==> flow/design.v <==
module DOUBLY_PIPELINE(clk,xi,yi,r,ang,xf,yf);
input signed[15:0] xi,yi;
input clk;
output reg signed [15:0] r,ang;
output reg signed [15:0] xf,yf;
 wire signed [15:0] ri,angi;
 wire  signed [15:0] xfi,yfi;
wire  signed [15:0] g1,g2,g3,g4,g5,g6,g7,g8;
ROTATING x1(clk,xi,yi,g1,g2,g3,g4,g5,g6,g7,g8,xfi,yfi);     
VECTORING x2(clk,xi,yi,g1,g2,g3,g4,g5,g6,g7,g8,ri,angi);  
always @(*)
begin 
xf<=xfi;
yf<=yfi;  
r<=ri;
ang<=angi;
end
endmodule
module ROTATING(clk,xi,yi,a1,a2,a3,a4,a5,a6,a7,a8,xf,yf);
input signed[15:0] xi,yi;
input   signed [15:0] a1,a2,a3,a4,a5,a6,a7,a8;
input clk;
output reg  signed [15:0] xf,yf;
reg  signed [15:0] x1,x2,x3,x4,x5,x6,x7,x8;
reg  signed [15:0] y1,y2,y3,y4,y5,y6,y7,y8;
wire signed [15:0] angle45,angle26,angle14,angle7,angle3_5,angle1_79,angle0_89,angle0_44;
reg  signed [15:0] angle_i [8:0];  
wire signed [15:0] s = 16'd607;
assign angle45 = 16'd4500;
assign angle26 = 16'd2657;
assign angle14 = 16'd1404;
assign angle7 = 16'd713;
assign angle3_5 = 16'd358;
assign angle1_79 = 16'd179;
assign angle0_89 = 16'd89;
assign angle0_44 = 16'd44;
always @(posedge clk)
begin  
    angle_i[0] <= angle45 ;
	    x1<= xi + yi;   
		y1<= yi - xi;
	   if (angle_i[0] > a2)
		begin 
		x2<= x1 - (y1>>>1);  
		y2<= y1 + (x1>>>1); 
		angle_i[1] <= angle_i[0] - angle26 ; 
		end 
	   else
		begin 
		x2<= x1+(y1>>>1); 
		y2<= y1-(x1>>>1);
	    angle_i[1] <= angle_i[0] + angle26 ;  
	   end
	 if (angle_i[1] > a3)
	    begin 
		 angle_i[2] <= angle_i[1] - angle14 ;  
		  x3<= x2 - (y2>>>2); 
		  y3<= y2 +(x2>>>2);
		end 
		else 
		begin 
	      angle_i[2] <= angle_i[1] + angle14 ;  
		  x3<= x2+(y2>>>2); 
		  y3<= y2-(x2>>>2);
		end 
	if (angle_i[2] > a4)
	    begin 
		  angle_i[3] <= angle_i[2] - angle7 ;  
		  x4<= x3 - (y3>>>3); 
		  y4<= y3 +(x3>>>3);
		 end 
		else 
		begin 
	     angle_i[3] <= angle_i[2] + angle7 ;  
		  x4<= x3+(y3>>>3); 
		  y4<= y3-(x3>>>3);
		end 
		if (angle_i[3] > a5)
	    begin 
			angle_i[4] <= angle_i[3] - angle3_5 ;  
			x5<= x4 - (y4>>>4); 
			y5<= y4 + (x4>>>4);
		 end 
		else 
		begin
			angle_i[4] <= angle_i[3] + angle3_5 ;  
			x5<= x4+(y4>>>4); 
			y5<= y4-(x4>>>4);
		end 
	   if (angle_i[4] > a6)
	    begin 
			angle_i[5] <= angle_i[4] - angle1_79 ;  
			x6<= x5 - (y5>>>5); 
			y6<= y5 +(x5>>>5);
		end
		else 
		begin 
	       angle_i[5] <= angle_i[4] + angle1_79 ;  
		   x6<= x5+(y5>>>5); 
		   y6<= y5-(x5>>>5);
		end 
		if (angle_i[5] > a7)
	    begin 
			angle_i[6] <= angle_i[5] - angle0_89 ;  
			x7<= x6 - (y6>>>6); 
			y7<= y6 +(x6>>>6);
		end
		else 
		begin 
			angle_i[6] <= angle_i[5] + angle0_89;  
			x7<= x6+(y6>>>6); 
			y7<= y6-(x6>>>6);
		end 
		if (angle_i[6] > a8)
	     begin 
			angle_i[7] <= angle_i[6] - angle0_44 ;  
			x8<= x7 - (y7>>>7); 
			y8<= y7 +(x7>>>7);
		 end 
		 else 
         begin 	     
			angle_i[7] <= angle_i[6] + angle0_44 ;  
			x8<= x7+(y7>>>7); 
			y8<= y7-(x7>>>7);
		 end  
      xf <=  (s*x8)/1000 ;
      yf <=  (s*y8)/1000 ;	  
end 
endmodule
module VECTORING(clk,a0,b0,ang1,ang2,ang3,ang4,ang5,ang6,ang7,ang8,r,ang);
input signed[15:0]a0,b0;
input clk;
  output reg signed [15:0]r,ang;  
  output reg signed[15:0] ang1,ang2,ang3,ang4,ang5,ang6,ang7,ang8;  
  reg signed [15:0] a1,a2,a3,a4,a5,a6,a7,a8;
  reg signed [15:0] b1,b2,b3,b4,b5,b6,b7,b8;
  reg signed[15:0] angle_x1,angle_x2,angle_x3,angle_x4,angle_x5,angle_x6,angle_x7,angle_x8;
wire signed [15:0] v = 16'd0607;
wire [15:0] angle_c0 = 16'd4500;
wire [15:0] angle_c1 = 16'd2657;
wire [15:0] angle_c2 = 16'd1404;
wire [15:0] angle_c3 = 16'd713;
wire [15:0] angle_c4 = 16'd358;
wire [15:0] angle_c5 = 16'd179;
wire [15:0] angle_c6 = 16'd089;
wire [15:0] angle_c7 = 16'd044; 
  always @ (posedge clk)
   begin
      a1<=a0+b0;
      b1<=b0-a0;
      angle_x1 <= angle_c0;
	  ang1 <= angle_x1;
    if(b1 < 0)  
   begin
      a2<= a1 - (b1>>>1);
      b2<= b1 + (a1>>>1);
     angle_x2<=angle_x1-angle_c1;
	   ang2<= angle_x2;
     end
    else
   begin
      a2<=a1+(b1>>>1);
      b2<=b1-(a1>>>1);
      angle_x2<=angle_x1+angle_c1;
	  ang2<= angle_x2;
    end
     if(b2<0)
	begin
     a3<=a2-(b2>>>2);
     b3<=b2+(a2>>>2);
     angle_x3<=angle_x2-angle_c2;
	  ang3<= angle_x3;
     end
  	else
  	begin
      a3<=a2+(b2>>>2);
      b3<=b2-(a2>>>2);
      angle_x3<=angle_x2+angle_c2;
	  ang3<= angle_x3;
	end
     if(b3<0)
	begin
     a4<=a3-(b3>>>3);
     b4<=b3+(a3>>>3);
     angle_x4<=angle_x3-angle_c3;
	 ang4<=angle_x4;
     end
  	else
  	begin
      a4<=a3+(b3>>>3);
      b4<=b3-(a3>>>3);
     angle_x4<=angle_x3+angle_c3;
	 ang4<=angle_x4;
	end
     if(b4<0)
	begin
     a5<=a4-(b4>>>4);
     b5<=b4+(a4>>>4);
      angle_x5<=angle_x4-angle_c4;
	   ang5<=angle_x5;
     end
  	else
  	begin
      a5<=a4+(b4>>>4);
      b5<=b4-(a4>>>4);
      angle_x5<=angle_x4+angle_c4;
	   ang5<=angle_x5;
	end
     if(b5<0)
	begin
     a6<=a5-(b5>>>5);
     b6<=b5+(a5>>>5);
    angle_x6<=angle_x5-angle_c5;
	 ang6<=angle_x6;
     end
  	else
  	begin
      a6<=a5+(b5>>>5);
      b6<=b5-(a5>>>5);
      angle_x6<=angle_x5+angle_c5;
	  ang6<=angle_x6;
	end
     if(b6<0)
	begin
     a7<=a6-(b6>>>6);
     b7<=b6+(a6>>>6);
     angle_x7<=angle_x6-angle_c6;
	 ang7<=angle_x7;
     end
  	else
  	begin
     a7<=a6+(b6>>>6);
     b7<=b6-(a6>>>6);
      angle_x7<=angle_x6+angle_c6;
	  ang7<=angle_x7;
 	 end
     if(b7<0)
	begin
      a8<=a7-(b7>>>7);
      b8<=b7+(a7>>>7);
      angle_x8<=angle_x7-angle_c7;
	  ang8<=angle_x8;
     end
  	else
      begin
      a8<=a7+(b7>>>7);
      b8<=b7-(a7>>>7);
       angle_x8<=angle_x7-angle_c7;
	   ang8<=angle_x8;
     end
r<=v*a8/1000;
ang<=angle_x8;
end
endmodule
; Step by step through the tools: DOUBLY_PIPELINE
; Tool output for the design above before and after an edit, in the order of the flow.
; Lines under "before" count in the file above, lines under "after" in the edited file.
; "delta": "after" minus "before" as printed here.
; Operators: Yosys type, input widths -> output width; for muxes data width and select width s.
; Cell names lack the library's common part.
; The mark n/a stands for no value.
[design]
top_module = DOUBLY_PIPELINE
clk_port = clk
lib = sky130hd
lib_corner = tt_025C_1v80

; The edit
; The edit as a unified diff against the file above.
; The edit is scripted: it alters the design's behaviour and was not made to optimise anything.
; begin of diff
@@ -249,5 +249,5 @@
 	   ang8<=angle_x8;
      end
-r<=v*a8/1000;
+r<=(v^a8)/1000;
 ang<=angle_x8;
 end
; end of diff

; Elaborated design
; Yosys after proc, flatten, opt, wreduce and memory -nomap, before mapping. Enables and synchronous resets that opt folds into registers are not counted as muxes. Print and check cells are not counted. Equal cells are merged and count once.
[op_classes]
columns = element, before, after, delta
row1 = muxes, 39, 39, 0
row2 = mul, 3, 2, -1
row3 = n_cmp, 14, 14, 0
row4 = div, 3, 3, 0
row5 = logic, 0, 1, 1
row6 = add_sub_neg, 73, 73, 0
[op_table]
columns = cell, before, after, delta
row1 = $mul 11x16->27 const A, 3, 2, -1
row2 = $not 7->7, 0, 1, 1
; Operator kinds equal on both sides are left out: 36.
[bits]
columns = element, before, after, delta
row1 = ff_bits, 823, 823, 0
row2 = output_inout_bits, 64, 64, 0
row3 = wordCells, 184, 184, 0

; Logic depth
; Yosys ltp: most cells in a row. Word level: on the elaborated netlist, between registers, memories and ports. Mapped: between sequential cells and ports; inverters and the memories' decode and read muxes count.
[depth]
columns = element, before, after, delta
row1 = depth_word, 2, 2, 0
row2 = abc_area, 0, 0, n/a
row3 = ltp_mapped, 75, 77, 2
row4 = depth_no_buf, 65, 64, -1

; Mapped cells and area
; Yosys stat after the flow's synthesis: flattened, memories mapped to cells. It holds for the ABC_AREA given above (unset counts as 0); a run with the other value may have another netlist.
[synth_totals]
columns = element, before, after, delta
row1 = stdcells, 8922, 7692, -1230
row2 = flip_flops, 750, 750, 0
row3 = seq_area_um2, 15014.4, 15014.4, 0.0
row4 = mapped_area_um2, 74188.7, 65353.9, -8834.8
[types]
columns = cell_type, before, after, delta
row1 = inv_1, 1018, 875, -143
row2 = nor2_1, 634, 513, -121
row3 = nand2_1, 425, 334, -91
row4 = ha_1, 909, 826, -83
row5 = fa_1, 256, 182, -74
row6 = o21ai_0, 405, 336, -69
row7 = xnor2_1, 665, 607, -58
row8 = a21oi_1, 737, 680, -57
row9 = o211ai_1, 79, 33, -46
row10 = nor3_1, 227, 182, -45
row11 = nand3_1, 171, 127, -44
row12 = clkbuf_1, 164, 123, -41
row13 = a211oi_1, 84, 52, -32
row14 = nor4_1, 66, 36, -30
row15 = o31ai_1, 62, 39, -23
row16 = nand4_1, 65, 43, -22
row17 = or4_1, 29, 10, -19
row18 = a41oi_1, 27, 8, -19
; Cell types equal on both sides are left out: 20.
; Not every row of either side is listed.
; The figures by module come from a second, unflattened synthesis with its own total; it is not the netlist above.
[unflattened]
columns = element, before, after, delta
row1 = hier_cells, 9321, 8298, -1023
row2 = area_unflattened_um2, 77784.6, 69735.6, -8049.0
; Rows give one instance, submodules left out.
[by_module_before]
columns = module, mod_seq_area_um2, n_inst, mod_area_um2, n_cells
row1 = ROTATING, 7226.9, 1, 44935.6, 5512
row2 = VECTORING, 8468.1, 1, 32849.0, 3809
row3 = DOUBLY_PIPELINE, 0.0, 1, 0.0, 0
[by_module_after]
columns = module, mod_seq_area_um2, n_inst, mod_area_um2, n_cells
row1 = ROTATING, 7226.9, 1, 44935.6, 5512
row2 = VECTORING, 8468.1, 1, 24800.0, 2786
row3 = DOUBLY_PIPELINE, 0.0, 1, 0.0, 0

; Path before layout
; OpenSTA on the mapped netlist: ideal clock, no wires. The path of least setup slack (recovery checks aside). Input and output delay are each 20% of the period. Register names are those of the netlist, which keeps one name where synthesis merged equal registers.
[synth_path]
columns = element, before, after, delta
row1 = path_type, register to register, register to register, n/a
row2 = from, register x2.a8[15], register x1.y8[15], n/a
row3 = to, register x2.r[14], register x1.yf[14], n/a
row4 = launch_ps, 0, 0, 0
row5 = stages, 67, 65, -2
row6 = setup_time_ps, 72, 133, 61
row7 = t_arrival_ps, 17299, 16864, -435
row8 = clock_period_ps, 25000, 25000, 0
row9 = setup_slack_ps, 7629, 8003, 374
row10 = path_delay_ps, 17371, 16997, -374
row11 = synth_period_reached_ps, 17371, 16997, -374
; "path_delay_ps" = arrival - input delay + setup time.
; "stages" counts driving pins, that of a launching flip-flop among them; a cell with two outputs on the path counts twice.
; "synth_period_reached_ps" = period - worst setup slack (recovery checks aside). The figure is calculated, with input and output delays left at 20% of the set period.
; Between the ends stands the longest chain of elaborated cells between them, by number of cells; it is not shown to be the way that was timed. Of several equally long chains one is given.
; A line is the first line of the expression or statement that the cell stems from. Yosys adds cells for indexed reads and writes and turns some case tables into memories.
[synth_via_before]
cell_sequence = dfxtp_1 > fa_1 > ha_1 > fa_1 > fa_1 > inv_1 > fa_1 > inv_1 > ha_1 > buf_2 > a21oi_1 > o21ai_0 > nor2_1 > a31oi_2 > a221o_2 > xnor2_1 > or3_1 > or3_1 > (+31 left out) > mux2i_1 > o22a_1 > nor3_2 > o41ai_4 > a41oi_2 > a41oi_1 > a32oi_1 > buf_4 > a2111oi_1 > a211o_1 > and4_1 > clkbuf_1 > nor2_1 > a31oi_1 > ha_1 > nand2_1 > o21ai_0 > xnor2_1
elab_chain_len = 2
cells_between = 2
lines_between = 1
classes_between = mul (1); div (1)
[synth_rtl_before]
columns = element, line
row1 = "start, declared", 135  ; reg signed [15:0] a1,a2,a3,a4,a5,a6,a7,a8;
row2 = "start, assigned", 239  ; a8<=a7-(b7>>>7);
row3 = "start, assigned", 246  ; a8<=a7+(b7>>>7);
row4 = $mul 11x16->27, 251  ; r<=v*a8/1000;
row5 = $div 32x11->32, 251
row6 = "end, assigned", 251
row7 = "end, declared", 133  ; output reg signed [15:0]r,ang;
[synth_via_after]
cell_sequence = dfxtp_1 > fa_1 > ha_1 > fa_1 > fa_1 > inv_1 > fa_1 > inv_1 > ha_1 > clkbuf_1 > nand4_1 > nor3_1 > and3_1 > nor4_1 > or4_1 > a222oi_1 > nand4_1 > o211ai_1 > (+29 left out) > xor2_1 > a211o_1 > a311oi_1 > or3b_1 > o22ai_4 > mux2i_1 > xor2_2 > nand3b_1 > a211oi_2 > and3_1 > mux2i_1 > o2111ai_4 > and2_1 > ha_1 > nand2_1 > inv_1 > a21o_1 > xor2_1
elab_chain_len = 2
cells_between = 2
lines_between = 1
classes_between = mul (1); div (1)
[synth_rtl_after]
columns = element, line
row1 = "start, declared", 25  ; reg  signed [15:0] y1,y2,y3,y4,y5,y6,y7,y8;
row2 = "start, assigned", 118  ; y8<= y7 +(x7>>>7);
row3 = "start, assigned", 124  ; y8<= y7-(x7>>>7);
row4 = $mul 11x16->27, 127  ; yf <= (s*y8)/1000 ;
row5 = $div 32x11->32, 127
row6 = "end, assigned", 127
row7 = "end, declared", 23  ; output reg  signed [15:0] xf,yf;

; Timing after layout
; Path of least setup slack in the final report of each run of pair 1 (OpenROAD, finished layout, wires in). Where an end is a register, its clock arrival counts in the times.
; The report prints the path's times to 10 ps; the period is as set.
[layout_path]
columns = element, before, after, delta
row1 = path_type, register to register, register to register, n/a
row2 = from, register x1.y8[5], register x1.x8[8], n/a
row3 = to, register x1.yf[12], register x1.xf[12], n/a
row4 = launch_ps, 680, 700, 20
row5 = clock_period_ps, 25000, 25000, 0
row6 = stages, 62, 62, 0
row7 = t_arrival_ps, 22550, 20960, -1590
row8 = setup_slack_ps, 3010, 4570, 1560
row9 = setup_time_ps, 130, 110, -20
; Between the ends stands the longest chain of elaborated cells between them, by number of cells; it is not shown to be the way that was timed. Of several equally long chains one is given.
[layout_via_before]
cell_sequence = dfxtp_1 > inv_1 > fa_1 > inv_1 > ha_1 > fa_1 > fa_1 > inv_1 > fa_1 > inv_1 > ha_1 > a2111oi_2 > o21ai_0 > a211oi_1 > nor3_1 > nor3_2 > nor3_1 > o221a_2 > (+26 left out) > mux2_2 > a22oi_4 > nand3_1 > mux2i_1 > o211ai_4 > mux2i_1 > mux2i_2 > nand4_1 > and2_1 > a211oi_1 > a211oi_1 > a2111oi_4 > a21oi_1 > mux2_2 > ha_1 > a41oi_1 > nor2_1 > xnor2_1
elab_chain_len = 2
cells_between = 2
lines_between = 1
classes_between = mul (1); div (1)
[layout_rtl_before]
columns = element, line
row1 = "start, declared", 25  ; reg  signed [15:0] y1,y2,y3,y4,y5,y6,y7,y8;
row2 = "start, assigned", 118  ; y8<= y7 +(x7>>>7);
row3 = "start, assigned", 124  ; y8<= y7-(x7>>>7);
row4 = $mul 11x16->27, 127  ; yf <= (s*y8)/1000 ;
row5 = $div 32x11->32, 127
row6 = "end, assigned", 127
row7 = "end, declared", 23  ; output reg  signed [15:0] xf,yf;
[layout_via_after]
cell_sequence = dfxtp_1 > fa_1 > ha_1 > inv_1 > fa_1 > inv_1 > fa_1 > inv_1 > fa_1 > inv_1 > ha_1 > nand2_1 > a21oi_1 > nand4_1 > a31oi_1 > xnor2_1 > nand4b_1 > nor4_1 > (+26 left out) > a211oi_2 > or2_2 > o2111ai_2 > a2111oi_1 > a2bb2oi_2 > and2_1 > nand2_1 > or2_1 > a21oi_4 > nor2_4 > o41a_1 > o21ai_0 > o21a_1 > ha_1 > inv_1 > nor3_1 > nor2_1 > xor2_1
elab_chain_len = 2
cells_between = 2
lines_between = 1
classes_between = mul (1); div (1)
[layout_rtl_after]
columns = element, line
row1 = "start, declared", 24  ; reg  signed [15:0] x1,x2,x3,x4,x5,x6,x7,x8;
row2 = "start, assigned", 117  ; x8<= x7 - (y7>>>7);
row3 = "start, assigned", 123  ; x8<= x7+(y7>>>7);
row4 = $mul 11x16->27, 126  ; xf <=  (s*x8)/1000 ;
row5 = $div 32x11->32, 126
row6 = "end, assigned", 126
row7 = "end, declared", 23  ; output reg  signed [15:0] xf,yf;

; Measured runs
; Both versions went through the flow (Yosys, OpenROAD) with the same settings in each pair. Constraints: input delay and output delay 20% of the set period each, output load 0.01 pF.
[settings_pair_1]
CORE_UTILIZATION = 40
period_ns = 25.0
CAP_MARGIN = 20
CORE_MARGIN = 2
SLEW_MARGIN = 20
[measured_pair_1]
columns = element, before, after, delta
row1 = holdWs_ps, 319, 312, -7
row2 = design.die.area_um2, 188934.0, 166635.0, -22299.0
row3 = post_synth_area_um2, 74188.7, 65353.9, -8834.8
row4 = util_pct, 43.7, 44.1, 0.4
row5 = tns_setup_ps, 0, 0, 0
row6 = post_route_stdcell_area_um2, 80760.0, 71651.2, -9108.8
row7 = worst_setup_slack_ps, 3009, 4574, 1565
[settings_pair_2]
ABC_AREA = 1
CORE_UTILIZATION = 51
CTS_CLUSTER_DIAMETER = 260
GPL_TIMING_DRIVEN = 0
MAX_ROUTING_LAYER = met5
PLACE_DENSITY_LB_ADDON = 0.01
SETUP_SLACK_MARGIN = 1.84
period_ns = 20.3
CAP_MARGIN = 20
CORE_MARGIN = 2
SLEW_MARGIN = 20
[measured_pair_2]
columns = element, before, after, delta
row1 = holdWs_ps, 310, 323, 13
row2 = design.die.area_um2, 144465.0, 131171.0, -13294.0
row3 = post_synth_area_um2, 72135.4, 65427.8, -6707.6
row4 = util_pct, 55.6, 56.2, 0.6
row5 = tns_setup_ps, 0, 0, 0
row6 = post_route_stdcell_area_um2, 78406.4, 71551.1, -6855.3
row7 = worst_setup_slack_ps, 3799, 4043, 244
